==> flow/design.v <==
module pixel_sort_asc (
	 input clk, reset, soft_rst,
	 input enable, 
	 input      [15:0] Pixel_in1, Pixel_in2, Pixel_in3, Pixel_in4 , Pixel_in5 , Pixel_in6, Pixel_in7, Pixel_in8,
	 output reg [15:0] Pixel_out1, Pixel_out2, Pixel_out3, Pixel_out4 , Pixel_out5 , Pixel_out6, Pixel_out7, Pixel_out8,    output reg valid_out
);
integer i, j;
reg [15:0] array [1:8]; 
reg [15:0] temp;
reg [15:0] in1, in2, in3, in4, in5, in6, in7, in8;
always @(posedge clk)
 begin
 if (reset)
     begin
	  in1 <= 0;
	  in2 <= 0; 
	  in3 <= 0; 
	  in4 <=	0;
	  in5 <=	0; 
	  in6 <=	0; 
	  in7 <=	0; 
	  in8 <=	0; 
	  valid_out <= 0; 
		 Pixel_out1 <= 0;
		 Pixel_out2 <= 0;
		 Pixel_out3 <= 0;
		 Pixel_out4 <= 0;
		 Pixel_out5 <= 0;
		 Pixel_out6 <= 0;
		 Pixel_out7 <= 0;
		 Pixel_out8 <= 0; 
	  end 
	  else if(soft_rst)
		 begin 
	    in1 <=  0;
		 in2 <=  0; 
	    in3 <=  0; 
	    in4 <=	0;
	    in5 <=	0; 
	    in6 <=	0; 
	    in7 <=	0; 
	    in8 <=	0; 
	    valid_out <= 0; 
		 Pixel_out1 <= 0;
		 Pixel_out2 <= 0;
		 Pixel_out3 <= 0;
		 Pixel_out4 <= 0;
		 Pixel_out5 <= 0;
		 Pixel_out6 <= 0;
		 Pixel_out7 <= 0;
		 Pixel_out8 <= 0; 
       end
		 else  if(enable)
		 begin
       valid_out <= 1;
		in1<= Pixel_in1;
		in2<= Pixel_in2; 
		in3<= Pixel_in3; 
		in4<= Pixel_in4;  
		in5<=	Pixel_in5; 
		in6<=	Pixel_in6; 
		in7<=	Pixel_in7; 
		in8<=	Pixel_in8; 
		 Pixel_out1 <= array[8];
		 Pixel_out2 <= array[7];
		 Pixel_out3 <= array[6];
		 Pixel_out4 <= array[5];
		 Pixel_out5 <= array[4];
		 Pixel_out6 <= array[3];
		 Pixel_out7 <= array[2];
		 Pixel_out8 <= array[1];
	  	end
		 else begin
		 valid_out <= 0;
		 in1 <=  0;
		 in2 <=  0; 
	    in3 <=  0; 
	    in4 <=	0;
	    in5 <=	0; 
	    in6 <=	0; 
	    in7 <=	0; 
	    in8 <=	0; 
		 Pixel_out1 <= 0;
		 Pixel_out2 <= 0;
		 Pixel_out3 <= 0;
		 Pixel_out4 <= 0;
		 Pixel_out5 <= 0;
		 Pixel_out6 <= 0;
		 Pixel_out7 <= 0;
		 Pixel_out8 <= 0; 
       end	
 end 
 always @(*)
  begin
 if (reset)
     begin
		 array[1] =  0; 
		 array[2] =	 0;
		 array[3] =  0;
		 array[4] =  0;
		 array[5] =  0;
		 array[6] =  0;
		 array[7] =  0;
		 array[8] =  0;
	  end 
	  else if(soft_rst)
		 begin 
	    array[1] =  0; 
		 array[2] =	 0;
		 array[3] =  0;
		 array[4] =  0;
		 array[5] =  0;
		 array[6] =  0;
		 array[7] =  0;
		 array[8] =  0;
	     end
	else  begin
			 array[1] =  Pixel_in1; 
			 array[2] =	 Pixel_in2;
			 array[3] =  Pixel_in3;
			 array[4] =  Pixel_in4;
			 array[5] =  Pixel_in5;
			 array[6] =  Pixel_in6;
			 array[7] =  Pixel_in7;
			 array[8] =  Pixel_in8;
 for ( i= 8; i>0; i=i-1) begin
		for(j=1; j<i; j=j+1) begin 
		 if (array[j] < array[j + 1])
          begin
            temp = array[j];
            array[j] = array[j + 1];
            array[j + 1] = temp;
				end
		   end
		end
	end
 end 
endmodule 
Hand-over note for pixel_sort_asc

* Tool chain data of pixel_sort_asc *
Tool output for the design above before and after an edit, in the order of the flow.
"original" refers to lines of the RTL above, "edited" to lines of the edited file.
"change": "edited" minus "original" as printed here.
Operators: Yosys type, input widths -> output width; for muxes data width and select width s.
Not given: n/a

inputs
  top module = pixel_sort_asc
  clock = clk
  standard-cell library = sky130hd
  library corner = tt_025C_1v80

* Diff *
Unified diff, file above to edited file.
The edit is scripted: it alters the design's behaviour and was not made to optimise anything.

begin of diff
@@ -2,7 +2,9 @@
 	 input clk, reset, soft_rst,
 	 input enable, 
-	 input      [15:0] Pixel_in1, Pixel_in2, Pixel_in3, Pixel_in4 , Pixel_in5 , Pixel_in6, Pixel_in7, Pixel_in8,
+	 input      [15:0] Pixel_in1, Pixel_in2, Pixel_in3, Pixel_in4 , Pixel_in5 , Pixel_in6, Pixel_in7, Pixel_in8_pad,
 	 output reg [15:0] Pixel_out1, Pixel_out2, Pixel_out3, Pixel_out4 , Pixel_out5 , Pixel_out6, Pixel_out7, Pixel_out8,    output reg valid_out
 );
+reg [15:0] Pixel_in8;
+always @(posedge clk) Pixel_in8 <= Pixel_in8_pad;
 integer i, j;
 reg [15:0] array [1:8]; 
end of diff

* Elaborated design *
Counts by Yosys on the flattened word-level netlist (proc, flatten, opt, wreduce). Print and check cells are left out. Cells with the same type and inputs are merged into one.

cells by class
  what                        original  edited  change
  $add $sub $neg              0         0       0
  multipliers                 0         0       0
  divide/modulo/power cells   0         0       0
  order comparisons           28        28      0
  equal/unequal tests         0         0       0
  shift-type cells            0         0       0
  multiplexer cells           57        57      0
  bitwise gates (word level)  1         1       0
  reduce/logical cells        2         2       0

operators by type and width
  operator         original  edited  change
  $mux 16          56        56      0
  $lt 16x16->1     28        28      0
  $mux 1           1         1       0
  $not 1->1        1         1       0
  $reduce_or 2->1  1         1       0
  $reduce_or 3->1  1         1       0

word-level totals
  what                             original  edited  change
  flip-flop bits (word level)      129       145     +16
  bits in latches                  0         0       0
  bits in writable memories        0         0       0
  ROM bits                         0         0       0
  clocked read ports x word width  0         0       0
  memories                         0         0       0
  output and inout port bits       129       129     0
  elaborated cells                 97        98      +1

* Depth *
Yosys ltp: most cells in a row. Word level: on the elaborated netlist, between registers, memories and ports. Mapped: between sequential cells and ports; inverters and the memories' decode and read muxes count.

logic depth
  what                          original  edited  change
  depth in word-level cells     26        26      0
  ABC_AREA                      0         0       n/a
  mapped depth                  192       189     -3
  depth with buffers taken out  171       163     -8

* Netlist *
Source: synth_stat.txt of the flow (Yosys; design flattened, memories mapped). It holds for the ABC_AREA given above (unset counts as 0); a run with the other value may have another netlist.

synthesis totals
  what                            original  edited   change
  mapped cells                    3571      3615     +44
  synthesis area (µm²)            24197.0   24892.6  +695.6
  area of sequential cells (µm²)  2582.5    2902.8   +320.3
  flip-flops                      129       145      +16

cells by type
  cell                       original  edited  change
  sky130_fd_sc_hd__nand2_1   364       292     -72
  sky130_fd_sc_hd__a21oi_1   431       483     +52
  sky130_fd_sc_hd__nor2_1    455       494     +39
  sky130_fd_sc_hd__o22ai_1   33        12      -21
  sky130_fd_sc_hd__clkbuf_1  126       106     -20
  sky130_fd_sc_hd__a211oi_1  62        43      -19
  sky130_fd_sc_hd__dfxtp_1   129       145     +16
  sky130_fd_sc_hd__mux2i_1   197       211     +14
  sky130_fd_sc_hd__buf_1     21        35      +14
  sky130_fd_sc_hd__nand3_1   53        41      -12
  sky130_fd_sc_hd__o31ai_1   18        28      +10
  sky130_fd_sc_hd__nor3_1    34        25      -9
  sky130_fd_sc_hd__mux2_2    28        37      +9
  sky130_fd_sc_hd__a211o_1   12        3       -9
  sky130_fd_sc_hd__inv_1     279       271     -8
  sky130_fd_sc_hd__buf_2     10        18      +8
  sky130_fd_sc_hd__a211oi_2  9         1       -8
  sky130_fd_sc_hd__and2_1    10        17      +7

Not every row of either side is listed.

* Worst setup path after synthesis *
OpenSTA on the mapped netlist: ideal clock, no wires. The path of least setup slack (recovery checks aside). Input and output delay are each 20% of the period. Register names are those of the netlist, which keeps one name where synthesis merged equal registers.

path after synthesis
  what                               original                 edited                   change
  path type                          input to register        input to register        n/a
  start                              input port Pixel_in2[1]  input port Pixel_in2[1]  n/a
  end                                register Pixel_out8[15]  register Pixel_out8[0]   n/a
  clock period (ns)                  38.0                     38.0                     0.0
  input delay (ns)                   7.600                    7.600                    0.000
  setup time (ns)                    0.135                    0.123                    -0.012
  launch time at the first pin (ns)  7.600                    7.600                    0.000
  data arrival time (ns)             39.397                   39.274                   -0.123
  required time (ns)                 37.865                   37.877                   +0.012
  setup slack (ns)                   -1.533                   -1.397                   +0.136
  path delay (ns)                    31.932                   31.797                   -0.135
  stages                             180                      173                      -7
  path buffers                       19                       23                       +4
  synthesis period reached (ns)      39.533                   39.397                   -0.136

"path delay" = arrival - input delay + setup time.
"stages": output pins that drive a net of the path, with the launching flip-flop's if there is one; two outputs of one cell count as two.
"synthesis period reached" is the clock period less the worst setup slack; recovery checks do not enter. This is arithmetic on one report: input and output delays are still those of the set period (20% each).
Between the ends stands the longest chain of elaborated cells between them, by number of cells; it is not shown to be the way that was timed. Of several equally long chains one is given.
Each line given opens the expression or statement behind the cell; cells for indexed reads and writes are added by Yosys, which also makes memories of some case tables.
A register here has more assigning lines than the two given.

on the way, after synthesis, original
  cells stage by stage = sky130_fd_sc_hd__inv_1 -> sky130_fd_sc_hd__ha_1 -> sky130_fd_sc_hd__a2111o_1 -> sky130_fd_sc_hd__a311o_1 -> sky130_fd_sc_hd__nor2_1 -> sky130_fd_sc_hd__clkbuf_1 -> sky130_fd_sc_hd__clkbuf_1 -> sky130_fd_sc_hd__nor2_1 -> sky130_fd_sc_hd__a21oi_1 -> sky130_fd_sc_hd__inv_1 -> sky130_fd_sc_hd__ha_1 -> sky130_fd_sc_hd__a21oi_1 -> sky130_fd_sc_hd__o21ai_1 -> sky130_fd_sc_hd__a211o_1 -> sky130_fd_sc_hd__or3_1 -> sky130_fd_sc_hd__o31ai_4 -> sky130_fd_sc_hd__clkbuf_1 -> sky130_fd_sc_hd__clkbuf_1 -> [... 144 more ...] -> sky130_fd_sc_hd__a21oi_1 -> sky130_fd_sc_hd__inv_1 -> sky130_fd_sc_hd__o41ai_4 -> sky130_fd_sc_hd__buf_4 -> sky130_fd_sc_hd__mux2i_1 -> sky130_fd_sc_hd__ha_1 -> sky130_fd_sc_hd__nor2b_1 -> sky130_fd_sc_hd__o21ai_0 -> sky130_fd_sc_hd__nand2b_1 -> sky130_fd_sc_hd__a21oi_1 -> sky130_fd_sc_hd__nor2b_1 -> sky130_fd_sc_hd__o21ai_0 -> sky130_fd_sc_hd__nand2b_1 -> sky130_fd_sc_hd__a221oi_1 -> sky130_fd_sc_hd__o21ai_1 -> sky130_fd_sc_hd__nor2_2 -> sky130_fd_sc_hd__buf_2 -> sky130_fd_sc_hd__o22ai_1
  cells in the longest elaborated chain = 26
  elaborated cells between the ends (all ways) = 77
  source lines of those cells = 1
  classes of those cells = compare (28); mux (49)

RTL lines, path after synthesis, original
  what               line  text
  start, declared    4     input [15:0] Pixel_in1, Pixel_in2, Pixel_in3, Pixel_in4 , Pixel_in5 , Pixel_in6, Pixel_in7, Pixel_in8,
  $lt 16x16->1       128   if (array[j] < array[j + 1])
  $mux 16            128
  $lt 16x16->1       128
  $mux 16            128
  $lt 16x16->1       128
  $mux 16            128
  $lt 16x16->1       128
  [... 12 more ...]  n/a
  $mux 16            128
  $lt 16x16->1       128
  $mux 16            128
  $lt 16x16->1       128
  $mux 16            128
  $lt 16x16->1       128
  $mux 16            128
  end, assigned      71    Pixel_out8 <= array[1];
  end, assigned      90    Pixel_out8 <= 0;
  end, declared      5     output reg [15:0] Pixel_out1, Pixel_out2, Pixel_out3, Pixel_out4 , Pixel_out5 , Pixel_out6, Pixel_out7, Pixel_ ...

on the way, after synthesis, edited
  cells stage by stage = sky130_fd_sc_hd__inv_1 -> sky130_fd_sc_hd__ha_1 -> sky130_fd_sc_hd__a2111o_1 -> sky130_fd_sc_hd__a311o_1 -> sky130_fd_sc_hd__nor2_1 -> sky130_fd_sc_hd__buf_2 -> sky130_fd_sc_hd__buf_1 -> sky130_fd_sc_hd__nor2_1 -> sky130_fd_sc_hd__a21oi_1 -> sky130_fd_sc_hd__inv_1 -> sky130_fd_sc_hd__ha_1 -> sky130_fd_sc_hd__a21oi_1 -> sky130_fd_sc_hd__nand2_1 -> sky130_fd_sc_hd__a221oi_1 -> sky130_fd_sc_hd__nand2_1 -> sky130_fd_sc_hd__o31ai_4 -> sky130_fd_sc_hd__buf_2 -> sky130_fd_sc_hd__buf_1 -> [... 137 more ...] -> sky130_fd_sc_hd__o21ai_0 -> sky130_fd_sc_hd__nand2b_1 -> sky130_fd_sc_hd__a21oi_1 -> sky130_fd_sc_hd__and2_1 -> sky130_fd_sc_hd__a41o_1 -> sky130_fd_sc_hd__buf_6 -> sky130_fd_sc_hd__buf_6 -> sky130_fd_sc_hd__mux2i_1 -> sky130_fd_sc_hd__ha_1 -> sky130_fd_sc_hd__a21o_1 -> sky130_fd_sc_hd__a21o_1 -> sky130_fd_sc_hd__a21oi_1 -> sky130_fd_sc_hd__nor3_1 -> sky130_fd_sc_hd__a2111oi_0 -> sky130_fd_sc_hd__o21ai_0 -> sky130_fd_sc_hd__a21oi_1 -> sky130_fd_sc_hd__buf_2 -> sky130_fd_sc_hd__mux2_1
  cells in the longest elaborated chain = 26
  elaborated cells between the ends (all ways) = 77
  source lines of those cells = 1
  classes of those cells = compare (28); mux (49)

RTL lines, path after synthesis, edited
  what               line  text
  start, declared    4     input [15:0] Pixel_in1, Pixel_in2, Pixel_in3, Pixel_in4 , Pixel_in5 , Pixel_in6, Pixel_in7, Pixel_in8_pad,
  $lt 16x16->1       130   if (array[j] < array[j + 1])
  $mux 16            130
  $lt 16x16->1       130
  $mux 16            130
  $lt 16x16->1       130
  $mux 16            130
  $lt 16x16->1       130
  [... 12 more ...]  n/a
  $mux 16            130
  $lt 16x16->1       130
  $mux 16            130
  $lt 16x16->1       130
  $mux 16            130
  $lt 16x16->1       130
  $mux 16            130
  end, assigned      73    Pixel_out8 <= array[1];
  end, assigned      92    Pixel_out8 <= 0;
  end, declared      5     output reg [15:0] Pixel_out1, Pixel_out2, Pixel_out3, Pixel_out4 , Pixel_out5 , Pixel_out6, Pixel_out7, Pixel_ ...

* Worst path after layout *
Path of least setup slack in the final report of the runs of set A (OpenROAD, finished layout, wires in). Where an end is a register, its clock arrival counts in the times.

path after layout
  what                               original                 edited                   change
  path type                          input to register        input to register        n/a
  start                              input port Pixel_in2[1]  input port Pixel_in2[2]  n/a
  end                                register Pixel_out8[9]   register Pixel_out8[0]   n/a
  clock period (ns)                  38.0                     38.0                     0.0
  input delay (ns)                   7.60                     7.60                     0.00
  setup time (ns)                    0.09                     0.11                     +0.02
  launch time at the first pin (ns)  7.60                     7.60                     0.00
  data arrival time (ns)             36.26                    36.17                    -0.09
  required time (ns)                 38.33                    38.31                    -0.02
  setup slack (ns)                   2.07                     2.14                     +0.07
  stages                             153                      160                      +7
  path buffers                       21                       20                       -1

Between the ends stands the longest chain of elaborated cells between them, by number of cells; it is not shown to be the way that was timed. Of several equally long chains one is given.
A register here has more assigning lines than the two given.

on the way, after layout, original
  cells stage by stage = sky130_fd_sc_hd__clkdlybuf4s50_1 -> sky130_fd_sc_hd__inv_2 -> sky130_fd_sc_hd__ha_1 -> sky130_fd_sc_hd__a2111o_1 -> sky130_fd_sc_hd__a311o_1 -> sky130_fd_sc_hd__nor2_4 -> sky130_fd_sc_hd__clkbuf_16 -> sky130_fd_sc_hd__nor2_1 -> sky130_fd_sc_hd__a21oi_1 -> sky130_fd_sc_hd__buf_4 -> sky130_fd_sc_hd__inv_1 -> sky130_fd_sc_hd__ha_1 -> sky130_fd_sc_hd__and4_1 -> sky130_fd_sc_hd__a211o_1 -> sky130_fd_sc_hd__or3_4 -> sky130_fd_sc_hd__o31ai_4 -> sky130_fd_sc_hd__buf_6 -> sky130_fd_sc_hd__buf_4 -> [... 117 more ...] -> sky130_fd_sc_hd__a21oi_2 -> sky130_fd_sc_hd__inv_2 -> sky130_fd_sc_hd__o41ai_4 -> sky130_fd_sc_hd__buf_4 -> sky130_fd_sc_hd__buf_4 -> sky130_fd_sc_hd__mux2i_1 -> sky130_fd_sc_hd__ha_1 -> sky130_fd_sc_hd__o21ai_1 -> sky130_fd_sc_hd__nand2b_1 -> sky130_fd_sc_hd__a21oi_2 -> sky130_fd_sc_hd__nor2b_1 -> sky130_fd_sc_hd__o21ai_1 -> sky130_fd_sc_hd__nand2b_1 -> sky130_fd_sc_hd__a221oi_2 -> sky130_fd_sc_hd__o21a_2 -> sky130_fd_sc_hd__buf_6 -> sky130_fd_sc_hd__a21oi_1 -> sky130_fd_sc_hd__a211oi_1
  cells in the longest elaborated chain = 26
  elaborated cells between the ends (all ways) = 77
  source lines of those cells = 1
  classes of those cells = compare (28); mux (49)

RTL lines, path after layout, original
  what               line  text
  start, declared    4     input [15:0] Pixel_in1, Pixel_in2, Pixel_in3, Pixel_in4 , Pixel_in5 , Pixel_in6, Pixel_in7, Pixel_in8,
  $lt 16x16->1       128   if (array[j] < array[j + 1])
  $mux 16            128
  $lt 16x16->1       128
  $mux 16            128
  $lt 16x16->1       128
  $mux 16            128
  $lt 16x16->1       128
  [... 12 more ...]  n/a
  $mux 16            128
  $lt 16x16->1       128
  $mux 16            128
  $lt 16x16->1       128
  $mux 16            128
  $lt 16x16->1       128
  $mux 16            128
  end, assigned      71    Pixel_out8 <= array[1];
  end, assigned      90    Pixel_out8 <= 0;
  end, declared      5     output reg [15:0] Pixel_out1, Pixel_out2, Pixel_out3, Pixel_out4 , Pixel_out5 , Pixel_out6, Pixel_out7, Pixel_ ...

on the way, after layout, edited
  cells stage by stage = sky130_fd_sc_hd__clkdlybuf4s50_1 -> sky130_fd_sc_hd__inv_1 -> sky130_fd_sc_hd__ha_1 -> sky130_fd_sc_hd__a2111o_1 -> sky130_fd_sc_hd__a311o_1 -> sky130_fd_sc_hd__nor2_4 -> sky130_fd_sc_hd__clkbuf_16 -> sky130_fd_sc_hd__nor2_1 -> sky130_fd_sc_hd__a21oi_2 -> sky130_fd_sc_hd__inv_1 -> sky130_fd_sc_hd__ha_1 -> sky130_fd_sc_hd__a21oi_1 -> sky130_fd_sc_hd__o21ai_1 -> sky130_fd_sc_hd__a221oi_4 -> sky130_fd_sc_hd__nand2_2 -> sky130_fd_sc_hd__o31ai_4 -> sky130_fd_sc_hd__buf_6 -> sky130_fd_sc_hd__buf_12 -> [... 124 more ...] -> sky130_fd_sc_hd__nand2b_1 -> sky130_fd_sc_hd__a21oi_1 -> sky130_fd_sc_hd__nor2b_1 -> sky130_fd_sc_hd__o21ai_1 -> sky130_fd_sc_hd__nand2b_1 -> sky130_fd_sc_hd__a21oi_4 -> sky130_fd_sc_hd__buf_4 -> sky130_fd_sc_hd__a41o_4 -> sky130_fd_sc_hd__buf_4 -> sky130_fd_sc_hd__mux2i_2 -> sky130_fd_sc_hd__ha_1 -> sky130_fd_sc_hd__nand4_1 -> sky130_fd_sc_hd__nor3_1 -> sky130_fd_sc_hd__a2111oi_2 -> sky130_fd_sc_hd__o21ai_1 -> sky130_fd_sc_hd__a21oi_2 -> sky130_fd_sc_hd__buf_4 -> sky130_fd_sc_hd__mux2_1
  cells in the longest elaborated chain = 26
  elaborated cells between the ends (all ways) = 77
  source lines of those cells = 1
  classes of those cells = compare (28); mux (49)

RTL lines, path after layout, edited
  what               line  text
  start, declared    4     input [15:0] Pixel_in1, Pixel_in2, Pixel_in3, Pixel_in4 , Pixel_in5 , Pixel_in6, Pixel_in7, Pixel_in8_pad,
  $lt 16x16->1       130   if (array[j] < array[j + 1])
  $mux 16            130
  $lt 16x16->1       130
  $mux 16            130
  $lt 16x16->1       130
  $mux 16            130
  $lt 16x16->1       130
  [... 12 more ...]  n/a
  $mux 16            130
  $lt 16x16->1       130
  $mux 16            130
  $lt 16x16->1       130
  $mux 16            130
  $lt 16x16->1       130
  $mux 16            130
  end, assigned      73    Pixel_out8 <= array[1];
  end, assigned      92    Pixel_out8 <= 0;
  end, declared      5     output reg [15:0] Pixel_out1, Pixel_out2, Pixel_out3, Pixel_out4 , Pixel_out5 , Pixel_out6, Pixel_out7, Pixel_ ...

* Layout results *
Both versions went through the flow (Yosys, OpenROAD) with the same settings in each pair. Constraints: input delay and output delay 20% of the set period each, output load 0.01 pF.

settings, set A
  CORE_UTILIZATION = 40
  SETUP_SLACK_MARGIN = 1.0
  period_ns = 38.0
  CAP_MARGIN = 20
  CORE_MARGIN = 2
  SLEW_MARGIN = 20

results, set A
  what                                       original  edited   change
  synthesis area (µm²)                       24197.0   24892.6  +695.6
  total die area (µm²)                       62475.0   64242.0  +1767.0
  standard-cell area after routing (µm²)     33762.4   32945.3  -817.1
  utilization (%)                            56.1      53.5     -2.6
  lowest setup slack (ns)                    2.070     2.142    +0.072
  worst hold slack in the final report (ns)  7.819     0.528    -7.291

End of note.
